==> flow/design.v <==
`timescale 1ns / 1ps
module decoder(
    input [1:0] in,
    output reg [3:0] out
    );
    always @(*) begin
        case(in)
            2'b00: out = 4'b1000;
            2'b01: out = 4'b0100;
            2'b10: out = 4'b0010;
            2'b11: out = 4'b0001;
        endcase
    end
endmodule
`timescale 1ns / 1ps
module ARITHMATIC_UNIT #(parameter width = 16)(
    input [width - 1:0] A,
    input [width - 1:0] B,
    input [1:0] ALU_FUN,
    input clk,rst,
    input Arith_Enable,
    output reg [width - 1:0] Arith_OUT,
    output reg Carry_OUT,
    output reg Arith_Flag
    );
    always@(posedge clk or negedge rst) begin
        if (!rst) begin
            Arith_OUT <= 0;
            Arith_Flag <= 0;
            Carry_OUT <= 0;        
        end
        else if (Arith_Enable) begin
            Arith_OUT <= 0;
            Carry_OUT <= 0;
            Arith_Flag <= 1;
            case (ALU_FUN)
                2'b00:
                begin
                    {Carry_OUT,Arith_OUT} <= A+B;
                end
                2'b01:
                begin
                    {Carry_OUT,Arith_OUT} <= A-B;
                end
                2'b10:
                begin
                    {Carry_OUT,Arith_OUT} <= A*B;
                end                
                2'b11:
                begin
                    {Carry_OUT,Arith_OUT} <= (B == 0) ? {1'b0, {width{1'b1}}} : A/B;
                end                
            endcase
        end
        else begin
            Arith_OUT <= 0;
            Arith_Flag <= 0;
            Carry_OUT <= 0;            
        end
    end
endmodule
`timescale 1ns / 1ps
module Logic_Unit #(parameter width = 16)(
    input [width - 1:0] A,
    input [width - 1:0] B,
    input [1:0] ALU_FUN,
    input clk,rst,
    input Logic_Enable,
    output reg [width - 1:0] Logic_OUT,
    output reg Logic_Flag
    );
 always@(posedge clk or negedge rst) begin
        if (!rst) begin
            Logic_OUT <= 0;
            Logic_Flag <= 0;
        end
        else if (Logic_Enable) begin
            Logic_OUT <= 0;
            Logic_Flag <= 1;
            case (ALU_FUN)
                2'b00:
                begin
                    Logic_OUT <= A&B;
                end
                2'b01:
                begin
                    Logic_OUT <= A|B;
                end
                2'b10:
                begin
                    Logic_OUT <= ~(A&B);
                end                
                2'b11:
                begin
                    Logic_OUT <= ~(A|B);
                end                
            endcase
        end
        else begin
            Logic_OUT <= 0;
            Logic_Flag <= 0;
        end
    end
endmodule
`timescale 1ns / 1ps
module CMP_Unit #(parameter width = 16)(
    input [width - 1:0] A,
    input [width - 1:0] B,
    input [1:0] ALU_FUN,
    input clk,rst,
    input CMP_Enable,
    output reg [width - 1:0] CMP_OUT,
    output reg CMP_Flag
    );
always@(posedge clk or negedge rst) begin
        if (!rst) begin
            CMP_OUT <= 0;
            CMP_Flag <= 0;
        end
        else if (CMP_Enable) begin
            CMP_OUT <= 0;
            CMP_Flag <= 1;
            case (ALU_FUN)
                2'b00:
                begin
                    CMP_OUT <= 0;
                end
                2'b01:
                begin
                    CMP_OUT <= (A==B);
                end
                2'b10:
                begin
                    CMP_OUT <= (A>B)? 2:0;
                end                
                2'b11:
                begin
                    CMP_OUT <= (A<B)? 3:0;
                end                
            endcase
        end
        else begin
            CMP_OUT <= 0;
            CMP_Flag <= 0;
        end
    end
endmodule
`timescale 1ns / 1ps
module Shift_Unit #(parameter width = 16)(
    input [width - 1:0] A,
    input [width - 1:0] B,
    input [1:0] ALU_FUN,
    input clk,rst,
    input Shift_Enable,
    output reg [width - 1:0] Shift_OUT,
    output reg Shift_Flag
    );
always@(posedge clk or negedge rst) begin
        if (!rst) begin
            Shift_OUT <= 0;
            Shift_Flag <= 0;
        end
        else if (Shift_Enable) begin
            Shift_OUT <= 0;
            Shift_Flag <= 1;
            case (ALU_FUN)
                2'b00:
                begin
                    Shift_OUT <= A>>1;
                end
                2'b01:
                begin
                    Shift_OUT <= A<<1;
                end
                2'b10:
                begin
                    Shift_OUT <= B>>1;
                end                
                2'b11:
                begin
                    Shift_OUT <= B<<1;
                end                
            endcase
        end
        else begin
            Shift_OUT <= 0;
            Shift_Flag <= 0;
        end
    end
endmodule
`timescale 1ns / 1ps
module ALU_TOP #(parameter width = 16)(
    input [width - 1:0] A,
    input [width - 1:0] B,
    input [3:0] ALU_FUN,
    input clk,rst,
    output  [width - 1:0] Arith_OUT,
    output  Carry_OUT,
    output  Arith_Flag,
    output  [width - 1:0] Logic_OUT,
    output  Logic_Flag,
    output  [width - 1:0] CMP_OUT,
    output  CMP_Flag,
    output  [width - 1:0] Shift_OUT,
    output  Shift_Flag
    );
wire [3:0] enables;
decoder d0 (ALU_FUN[3:2],enables);
ARITHMATIC_UNIT #(width) d1 (A,B,ALU_FUN[1:0],clk,rst,enables[3],Arith_OUT,Carry_OUT,Arith_Flag);
Logic_Unit #(width) d2 (A,B,ALU_FUN[1:0],clk,rst,enables[2],Logic_OUT,Logic_Flag);
CMP_Unit #(width) d3 (A,B,ALU_FUN[1:0],clk,rst,enables[1],CMP_OUT,CMP_Flag);
Shift_Unit #(width) d4 (A,B,ALU_FUN[1:0],clk,rst,enables[0],Shift_OUT,Shift_Flag);
endmodule
==> reports on ALU_TOP <==
Tool chain data of ALU_TOP
Tool output for the design above before and after an edit, in the order of the flow.
"orig" refers to lines of the RTL above, "edited" to lines of the edited file.
"diff" is "edited" less "orig", of the values as shown; "rel_change_pct" is that difference over "orig", in percent.
Operators: Yosys type, input widths -> output width; for muxes data width and select width s.
Library cell names are shortened.
{ "setup": {"top": "ALU_TOP", "clock": "clk", "cell_library": "sky130hd", "pvt_corner": "tt_025C_1v80"} }

Diff
Unified diff, file above to edited file.
The edited RTL no longer does the same as the RTL above: the edit was made by script, with no optimisation intended.
begin of diff
@@ -45,5 +45,5 @@
                 2'b10:
                 begin
-                    {Carry_OUT,Arith_OUT} <= A*B;
+                    {Carry_OUT,Arith_OUT} <= A^B;
                 end                
                 2'b11:
end of diff

Word level
Counts by Yosys on the flattened word-level netlist (proc, flatten, opt, wreduce; memories kept). Register bits leave out memories and registers merged into their read ports (data or address); mux counts leave out enables and synchronous resets folded into registers. Print and check cells are left out. Cells with the same type and inputs are merged into one.
{ "bits": {"columns": ["element", "orig", "edited", "diff", "rel_change_pct"], "rows": [
  ["regBits", 69, 69, 0, 0.00],
  ["output_inout_bits", 69, 69, 0, 0.00],
  ["in_bits", 38, 38, 0, 0.00],
  ["elab_cells", 47, 47, 0, 0.00]
]} }
{ "classes": {"columns": ["element", "orig", "edited", "diff", "rel_change_pct"], "rows": [
  ["n_cmp", 2, 2, 0, 0.00],
  ["n_logic", 4, 5, 1, 25.00],
  ["reduce_and_logical", 3, 3, 0, 0.00],
  ["n_mux", 18, 18, 0, 0.00],
  ["multipliers", 1, 0, -1, -100.00],
  ["div_mod_pow", 1, 1, 0, 0.00],
  ["n_addsub", 2, 2, 0, 0.00],
  ["eq_ne", 7, 7, 0, 0.00]
]} }
{ "op_table": {"columns": ["cell", "orig", "edited", "diff", "rel_change_pct"], "rows": [
  ["$mul 16x16->17", 1, 0, -1, -100.00],
  ["$xor 16x16->16", 0, 1, 1, null],
  ["$mux 1", 5, 5, 0, 0.00],
  ["$eq 2x2->1 const B", 4, 4, 0, 0.00],
  ["$mux 16", 4, 4, 0, 0.00],
  ["$pmux 16 s4", 4, 4, 0, 0.00],
  ["$eq 2x1->1 const B", 2, 2, 0, 0.00],
  ["$logic_not 2->1", 2, 2, 0, 0.00],
  ["$mux 2", 2, 2, 0, 0.00],
  ["$not 16->16", 2, 2, 0, 0.00],
  ["$add 16x16->17", 1, 1, 0, 0.00],
  ["$and 16x16->16", 1, 1, 0, 0.00],
  ["$div 16x16->17", 1, 1, 0, 0.00],
  ["$eq 16x16->1", 1, 1, 0, 0.00],
  ["$gt 16x16->1", 1, 1, 0, 0.00],
  ["$logic_not 16->1", 1, 1, 0, 0.00],
  ["$lt 16x16->1", 1, 1, 0, 0.00],
  ["$mux 17", 1, 1, 0, 0.00],
  ["$or 16x16->16", 1, 1, 0, 0.00],
  ["$pmux 1 s4", 1, 1, 0, 0.00],
  ["$pmux 4 s4", 1, 1, 0, 0.00],
  ["$sub 16x16->17", 1, 1, 0, 0.00]
]} }

Logic depth
Yosys ltp: most cells in a row. Word level: on the elaborated netlist, between registers, memories and ports. Mapped: between sequential cells and ports; inverters and the memories' decode and read muxes count.
{ "logic_depth": {"columns": ["element", "orig", "edited", "diff", "rel_change_pct"], "rows": [
  ["word_depth", 4, 4, 0, 0.00],
  ["abc_area", "0", "0", null, null],
  ["ltp_mapped", 137, 141, 4, 2.92],
  ["ltp_nobuf", 126, 128, 2, 1.59]
]} }

Mapped cells and area
Yosys stat after the flow's synthesis: flattened, memories mapped to cells. It holds for the ABC_AREA given above (unset counts as 0); a run with the other value may have another netlist.
{ "synth_totals": {"columns": ["element", "orig", "edited", "diff", "rel_change_pct"], "rows": [
  ["buf_cells", 103, 81, -22, -21.36],
  ["cells", 2100, 1629, -471, -22.43],
  ["yosys_area_um2", 16369.4, 12201.7, -4167.7, -25.46],
  ["flip_flops", 55, 55, 0, 0.00],
  ["seq_area_um2", 1376.3, 1376.3, 0.0, 0.00]
]} }
{ "by_type": {"columns": ["type", "orig", "edited", "diff", "rel_change_pct"], "rows": [
  ["nand2_1", 221, 113, -108, -48.87],
  ["inv_1", 197, 94, -103, -52.28],
  ["fa_1", 96, 2, -94, -97.92],
  ["ha_1", 251, 199, -52, -20.72],
  ["xnor2_1", 99, 63, -36, -36.36],
  ["nor2_1", 205, 173, -32, -15.61],
  ["o21ai_0", 71, 88, 17, 23.94],
  ["clkbuf_1", 71, 57, -14, -19.72],
  ["nor3_1", 61, 75, 14, 22.95],
  ["xor2_1", 40, 28, -12, -30.00],
  ["o211ai_1", 28, 18, -10, -35.71],
  ["nor2b_1", 36, 27, -9, -25.00],
  ["or3_1", 27, 18, -9, -33.33],
  ["a21boi_0", 11, 3, -8, -72.73],
  ["o21ba_2", 0, 8, 8, null],
  ["o21ai_1", 1, 8, 7, 700.00],
  ["o32ai_1", 0, 7, 7, null],
  ["o21a_1", 44, 38, -6, -13.64]
]} }
Not every row of either side is listed.
By module: a second synthesis without flattening, with its own total; a netlist apart from the flattened one above.
{ "hier_totals": {"columns": ["element", "orig", "edited", "diff", "rel_change_pct"], "rows": [
  ["cells_unflattened", 2081, 1568, -513, -24.65],
  ["area_unflattened_um2", 16326.9, 12273.0, -4053.9, -24.83]
]} }
Each row is one instance without its submodules.
{ "by_module_orig": {"columns": ["module", "n_inst", "mod_seq_area_um2", "mod_area_um2", "n_cells"], "rows": [
  ["ARITHMATIC_UNIT #(width=16)", 1, 450.4, 14117.3, 1881],
  ["Logic_Unit #(width=16)", 1, 425.4, 807.0, 56],
  ["Shift_Unit #(width=16)", 1, 425.4, 732.0, 55],
  ["CMP_Unit #(width=16)", 1, 75.1, 644.4, 85],
  ["decoder", 1, 0.0, 26.3, 4],
  ["ALU_TOP", 1, 0.0, 0.0, 0]
]} }
{ "by_module_edited": {"columns": ["module", "n_inst", "mod_seq_area_um2", "mod_area_um2", "n_cells"], "rows": [
  ["ARITHMATIC_UNIT #(width=16)", 1, 450.4, 10063.4, 1368],
  ["Logic_Unit #(width=16)", 1, 425.4, 807.0, 56],
  ["Shift_Unit #(width=16)", 1, 425.4, 732.0, 55],
  ["CMP_Unit #(width=16)", 1, 75.1, 644.4, 85],
  ["decoder", 1, 0.0, 26.3, 4],
  ["ALU_TOP", 1, 0.0, 0.0, 0]
]} }

Path before layout
OpenSTA on the mapped netlist: ideal clock, no wires. The path of least setup slack (recovery checks aside). Input and output delay are each 20% of the period. Register names are those of the netlist, which keeps one name where synthesis merged equal registers.
{ "synth_timing": {"columns": ["element", "orig", "edited", "diff", "rel_change_pct"], "rows": [
  ["path_type", "input to register", "input to register", null, null],
  ["from", "input port B[1]", "input port B[1]", null, null],
  ["to", "register d1.Arith_OUT[0]", "register d1.Arith_OUT[0]", null, null],
  ["clock_period_ps", 33000, 33000, 0, 0.00],
  ["t_arrival_ps", 33445, 34091, 646, 1.93],
  ["t_first_pin_ps", 6600, 6600, 0, 0.00],
  ["delay_ps", 26976, 27629, 653, 2.42],
  ["setup_time_ps", 131, 138, 7, null],
  ["path_stages", 129, 127, -2, -1.55],
  ["n_path_buf", 12, 14, 2, 16.67],
  ["path_slack_ps", -577, -1229, -652, null],
  ["in_delay_ps", 6600, 6600, 0, 0.00],
  ["period_less_setup_slack_ps", 33577, 34229, 652, 1.94]
]} }
"delay_ps" = arrival - input delay + setup time.
"path_stages" counts driving pins, that of a launching flip-flop among them; a cell with two outputs on the path counts twice.
"period_less_setup_slack_ps" is the clock period less the worst setup slack; recovery checks do not enter. This is arithmetic on one report: input and output delays are still those of the set period (20% each).
Between the ends stands the longest chain of elaborated cells between them, by number of cells; it is not shown to be the way that was timed. Of several equally long chains one is given.
Each line given opens the expression or statement behind the cell; cells for indexed reads and writes are added by Yosys, which also makes memories of some case tables.
A register here has more assigning lines than the two given.
{ "synth_via_orig": {"path_cell_list": "clkbuf_1 clkinv_1 ha_1 a21oi_1 o31ai_1 ha_1 o21ai_0 a211oi_1 nand2_1 mux2_2 ha_1 a21o_1 o21a_1 o2111a_1 a211o_1 ha_1 or3_1 o221a_2 [93 not listed] o211ai_1 a22oi_1 nand4_1 nand2_1 clkbuf_1 nor2_1 a21oi_1 ha_1 nor2b_1 o21a_1 o21a_1 o21a_1 o21ai_0 nand2b_1 a21oi_1 o311ai_0 a211oi_1 a31oi_1", "elab_chain_cells": 4, "cone_cells": 5, "lines_between": 3, "cone_classes": "1 x div; 3 x mux; 1 x reduce/logical"} }
{ "synth_lines_orig": {"columns": ["element", "line_no", "rtl"], "rows": [
  ["from (decl)", 194, "input [width - 1:0] B,"],
  ["$div 16x16->17", 51, "{Carry_OUT,Arith_OUT} <= (B == 0) ? {1'b0, {width{1'b1}}} : A/B;"],
  ["$mux 17", 51, null],
  ["$pmux 16 s4", 36, "case (ALU_FUN)"],
  ["$mux 16", 32, "else if (Arith_Enable) begin"],
  ["to (assign)", 28, "Arith_OUT <= 0;"],
  ["to (assign)", 33, "Arith_OUT <= 0;"],
  ["to (decl)", 22, "output reg [width - 1:0] Arith_OUT,"]
]} }
{ "synth_via_edited": {"path_cell_list": "inv_1 ha_1 o21ai_0 nor4_1 nor2_1 ha_1 o21a_1 o31ai_1 nor2_1 o31ai_1 ha_1 a21o_1 o21ai_0 a21oi_1 mux2_2 ha_1 nor2_1 a211oi_1 [91 not listed] a21oi_1 a2111oi_0 o41ai_1 o22a_1 clkbuf_1 clkbuf_1 nor2_1 a21oi_1 ha_1 a21o_1 a21oi_1 o21ai_0 a21o_1 a21o_1 a21oi_1 o21ai_0 a21oi_1 a311oi_1", "elab_chain_cells": 4, "cone_cells": 5, "lines_between": 3, "cone_classes": "1 x div; 3 x mux; 1 x reduce/logical"} }
{ "synth_lines_edited": {"columns": ["element", "line_no", "rtl"], "rows": [
  ["from (decl)", 194, "input [width - 1:0] B,"],
  ["$div 16x16->17", 51, "{Carry_OUT,Arith_OUT} <= (B == 0) ? {1'b0, {width{1'b1}}} : A/B;"],
  ["$mux 17", 51, null],
  ["$pmux 16 s4", 36, "case (ALU_FUN)"],
  ["$mux 16", 32, "else if (Arith_Enable) begin"],
  ["to (assign)", 28, "Arith_OUT <= 0;"],
  ["to (assign)", 33, "Arith_OUT <= 0;"],
  ["to (decl)", 22, "output reg [width - 1:0] Arith_OUT,"]
]} }

Path in the finished layout
From the final timing report of the runs of set A: the path of least setup slack in the routed layout; clock arrival at registers is part of the times.
The report prints the path's times to 10 ps; the period is as set.
{ "layout_timing": {"columns": ["element", "orig", "edited", "diff", "rel_change_pct"], "rows": [
  ["path_type", "input to register", "input to register", null, null],
  ["from", "input port B[10]", "input port B[14]", null, null],
  ["to", "register d1.Arith_OUT[0]", "register d1.Arith_OUT[0]", null, null],
  ["setup_time_ps", 70, 130, 60, null],
  ["path_slack_ps", 840, 710, -130, null],
  ["clock_period_ps", 32500, 32500, 0, 0.00],
  ["t_arrival_ps", 31880, 31980, 100, 0.31],
  ["path_stages", 119, 119, 0, 0.00],
  ["in_delay_ps", 6500, 6500, 0, 0.00],
  ["n_path_buf", 12, 15, 3, 25.00],
  ["t_first_pin_ps", 6500, 6500, 0, 0.00]
]} }
Between the ends stands the longest chain of elaborated cells between them, by number of cells; it is not shown to be the way that was timed. Of several equally long chains one is given.
A register here has more assigning lines than the two given.
{ "layout_via_orig": {"path_cell_list": "clkdlybuf4s50_1 nor4_2 buf_4 and3_4 nand3_2 o31ai_4 ha_4 o21ai_2 a211oi_2 nand2_1 mux2_2 ha_4 a21o_1 o21a_1 o2111a_1 a211o_1 ha_1 or3_1 [83 not listed] buf_4 nand2_1 nand2_1 ha_1 or3_1 o211ai_1 nor2b_2 buf_4 o21bai_1 a21oi_1 xnor2_1 mux2_2 ha_1 nand4_1 or4_1 o21ai_0 a211oi_1 a31oi_1", "elab_chain_cells": 4, "cone_cells": 5, "lines_between": 3, "cone_classes": "1 x div; 3 x mux; 1 x reduce/logical"} }
{ "layout_lines_orig": {"columns": ["element", "line_no", "rtl"], "rows": [
  ["from (decl)", 194, "input [width - 1:0] B,"],
  ["$div 16x16->17", 51, "{Carry_OUT,Arith_OUT} <= (B == 0) ? {1'b0, {width{1'b1}}} : A/B;"],
  ["$mux 17", 51, null],
  ["$pmux 16 s4", 36, "case (ALU_FUN)"],
  ["$mux 16", 32, "else if (Arith_Enable) begin"],
  ["to (assign)", 28, "Arith_OUT <= 0;"],
  ["to (assign)", 33, "Arith_OUT <= 0;"],
  ["to (decl)", 22, "output reg [width - 1:0] Arith_OUT,"]
]} }
{ "layout_via_edited": {"path_cell_list": "clkdlybuf4s50_1 nor2_1 buf_4 buf_4 and4_4 a31oi_4 nor2_1 ha_1 o21a_1 o31ai_2 or4_1 o31ai_2 ha_1 a21o_1 o21ai_2 and4_1 o21ai_1 and2_1 [83 not listed] ha_1 o21a_1 nor2_2 a21oi_2 a2111oi_4 o41ai_2 buf_4 buf_4 o22ai_1 buf_4 mux2_4 ha_1 a21o_1 a21o_1 a21oi_1 o21ai_0 a21oi_1 a311oi_1", "elab_chain_cells": 4, "cone_cells": 5, "lines_between": 3, "cone_classes": "1 x div; 3 x mux; 1 x reduce/logical"} }
{ "layout_lines_edited": {"columns": ["element", "line_no", "rtl"], "rows": [
  ["from (decl)", 194, "input [width - 1:0] B,"],
  ["$div 16x16->17", 51, "{Carry_OUT,Arith_OUT} <= (B == 0) ? {1'b0, {width{1'b1}}} : A/B;"],
  ["$mux 17", 51, null],
  ["$pmux 16 s4", 36, "case (ALU_FUN)"],
  ["$mux 16", 32, "else if (Arith_Enable) begin"],
  ["to (assign)", 28, "Arith_OUT <= 0;"],
  ["to (assign)", 33, "Arith_OUT <= 0;"],
  ["to (decl)", 22, "output reg [width - 1:0] Arith_OUT,"]
]} }

Flow runs
Runs of the flow (Yosys, OpenROAD) on both versions; the two runs of a pair have the same settings. The constraints put input and output delay at 20% of the set period each and load the outputs with 0.01 pF.
{ "settings_set_A": {"period_ns": 32.5, "CAP_MARGIN": 20, "CORE_MARGIN": 2, "CORE_UTILIZATION": 40, "SLEW_MARGIN": 20} }
{ "measured_set_A": {"columns": ["element", "orig", "edited", "diff", "rel_change_pct"], "rows": [
  ["dieArea_um2", 42557.6, 31917.6, -10640.0, -25.00],
  ["timing.setup.ws_ps", 841, 714, -127, null],
  ["layout_utilization_pct", 51.0, 60.9, 9.9, null],
  ["timing.achieved_period_ps", 31659, 31786, 127, 0.40],
  ["tns_setup_ps", 0, 0, 0, null],
  ["final_stdcell_area_um2", 20722.4, 18203.7, -2518.7, -12.15],
  ["post_synth_area_um2", 16369.4, 12201.7, -4167.7, -25.46],
  ["total_power_uw", 885.9, 491.9, -394.0, -44.47]
]} }
{ "settings_set_B": {"ABC_AREA": 0, "CELL_PAD_IN_SITES_DETAIL_PLACEMENT": 1, "CORE_ASPECT_RATIO": 0.82, "CORE_UTILIZATION": 32, "CTS_CLUSTER_DIAMETER": 317, "MIN_ROUTING_LAYER": "met1", "PLACE_DENSITY": 0.56, "SETUP_SLACK_MARGIN": -0.7, "SLEW_MARGIN": 15, "period_ns": 19.7, "CAP_MARGIN": 20, "CORE_MARGIN": 2} }
{ "measured_set_B": {"columns": ["element", "orig", "edited", "diff", "rel_change_pct"], "rows": [
  ["dieArea_um2", 52988.7, 39716.4, -13272.3, -25.05],
  ["timing.setup.ws_ps", -9943, -10404, -461, null],
  ["layout_utilization_pct", 48.9, 56.1, 7.2, null],
  ["timing.achieved_period_ps", 29643, 30104, 461, 1.56],
  ["tns_setup_ps", -34518, -36967, -2449, null],
  ["final_stdcell_area_um2", 24866.3, 21021.4, -3844.9, -15.46],
  ["post_synth_area_um2", 16369.4, 12201.7, -4167.7, -25.46],
  ["total_power_uw", 1694, 963.2, -730.8, -43.14]
]} }
"timing.achieved_period_ps" is the run's clock period less its worst setup slack. It is reckoned from that one timing run; input and output delays stay at 20% of the period that was set.
"total_power_uw" is the tool's figure for a default switching activity; nothing was simulated.
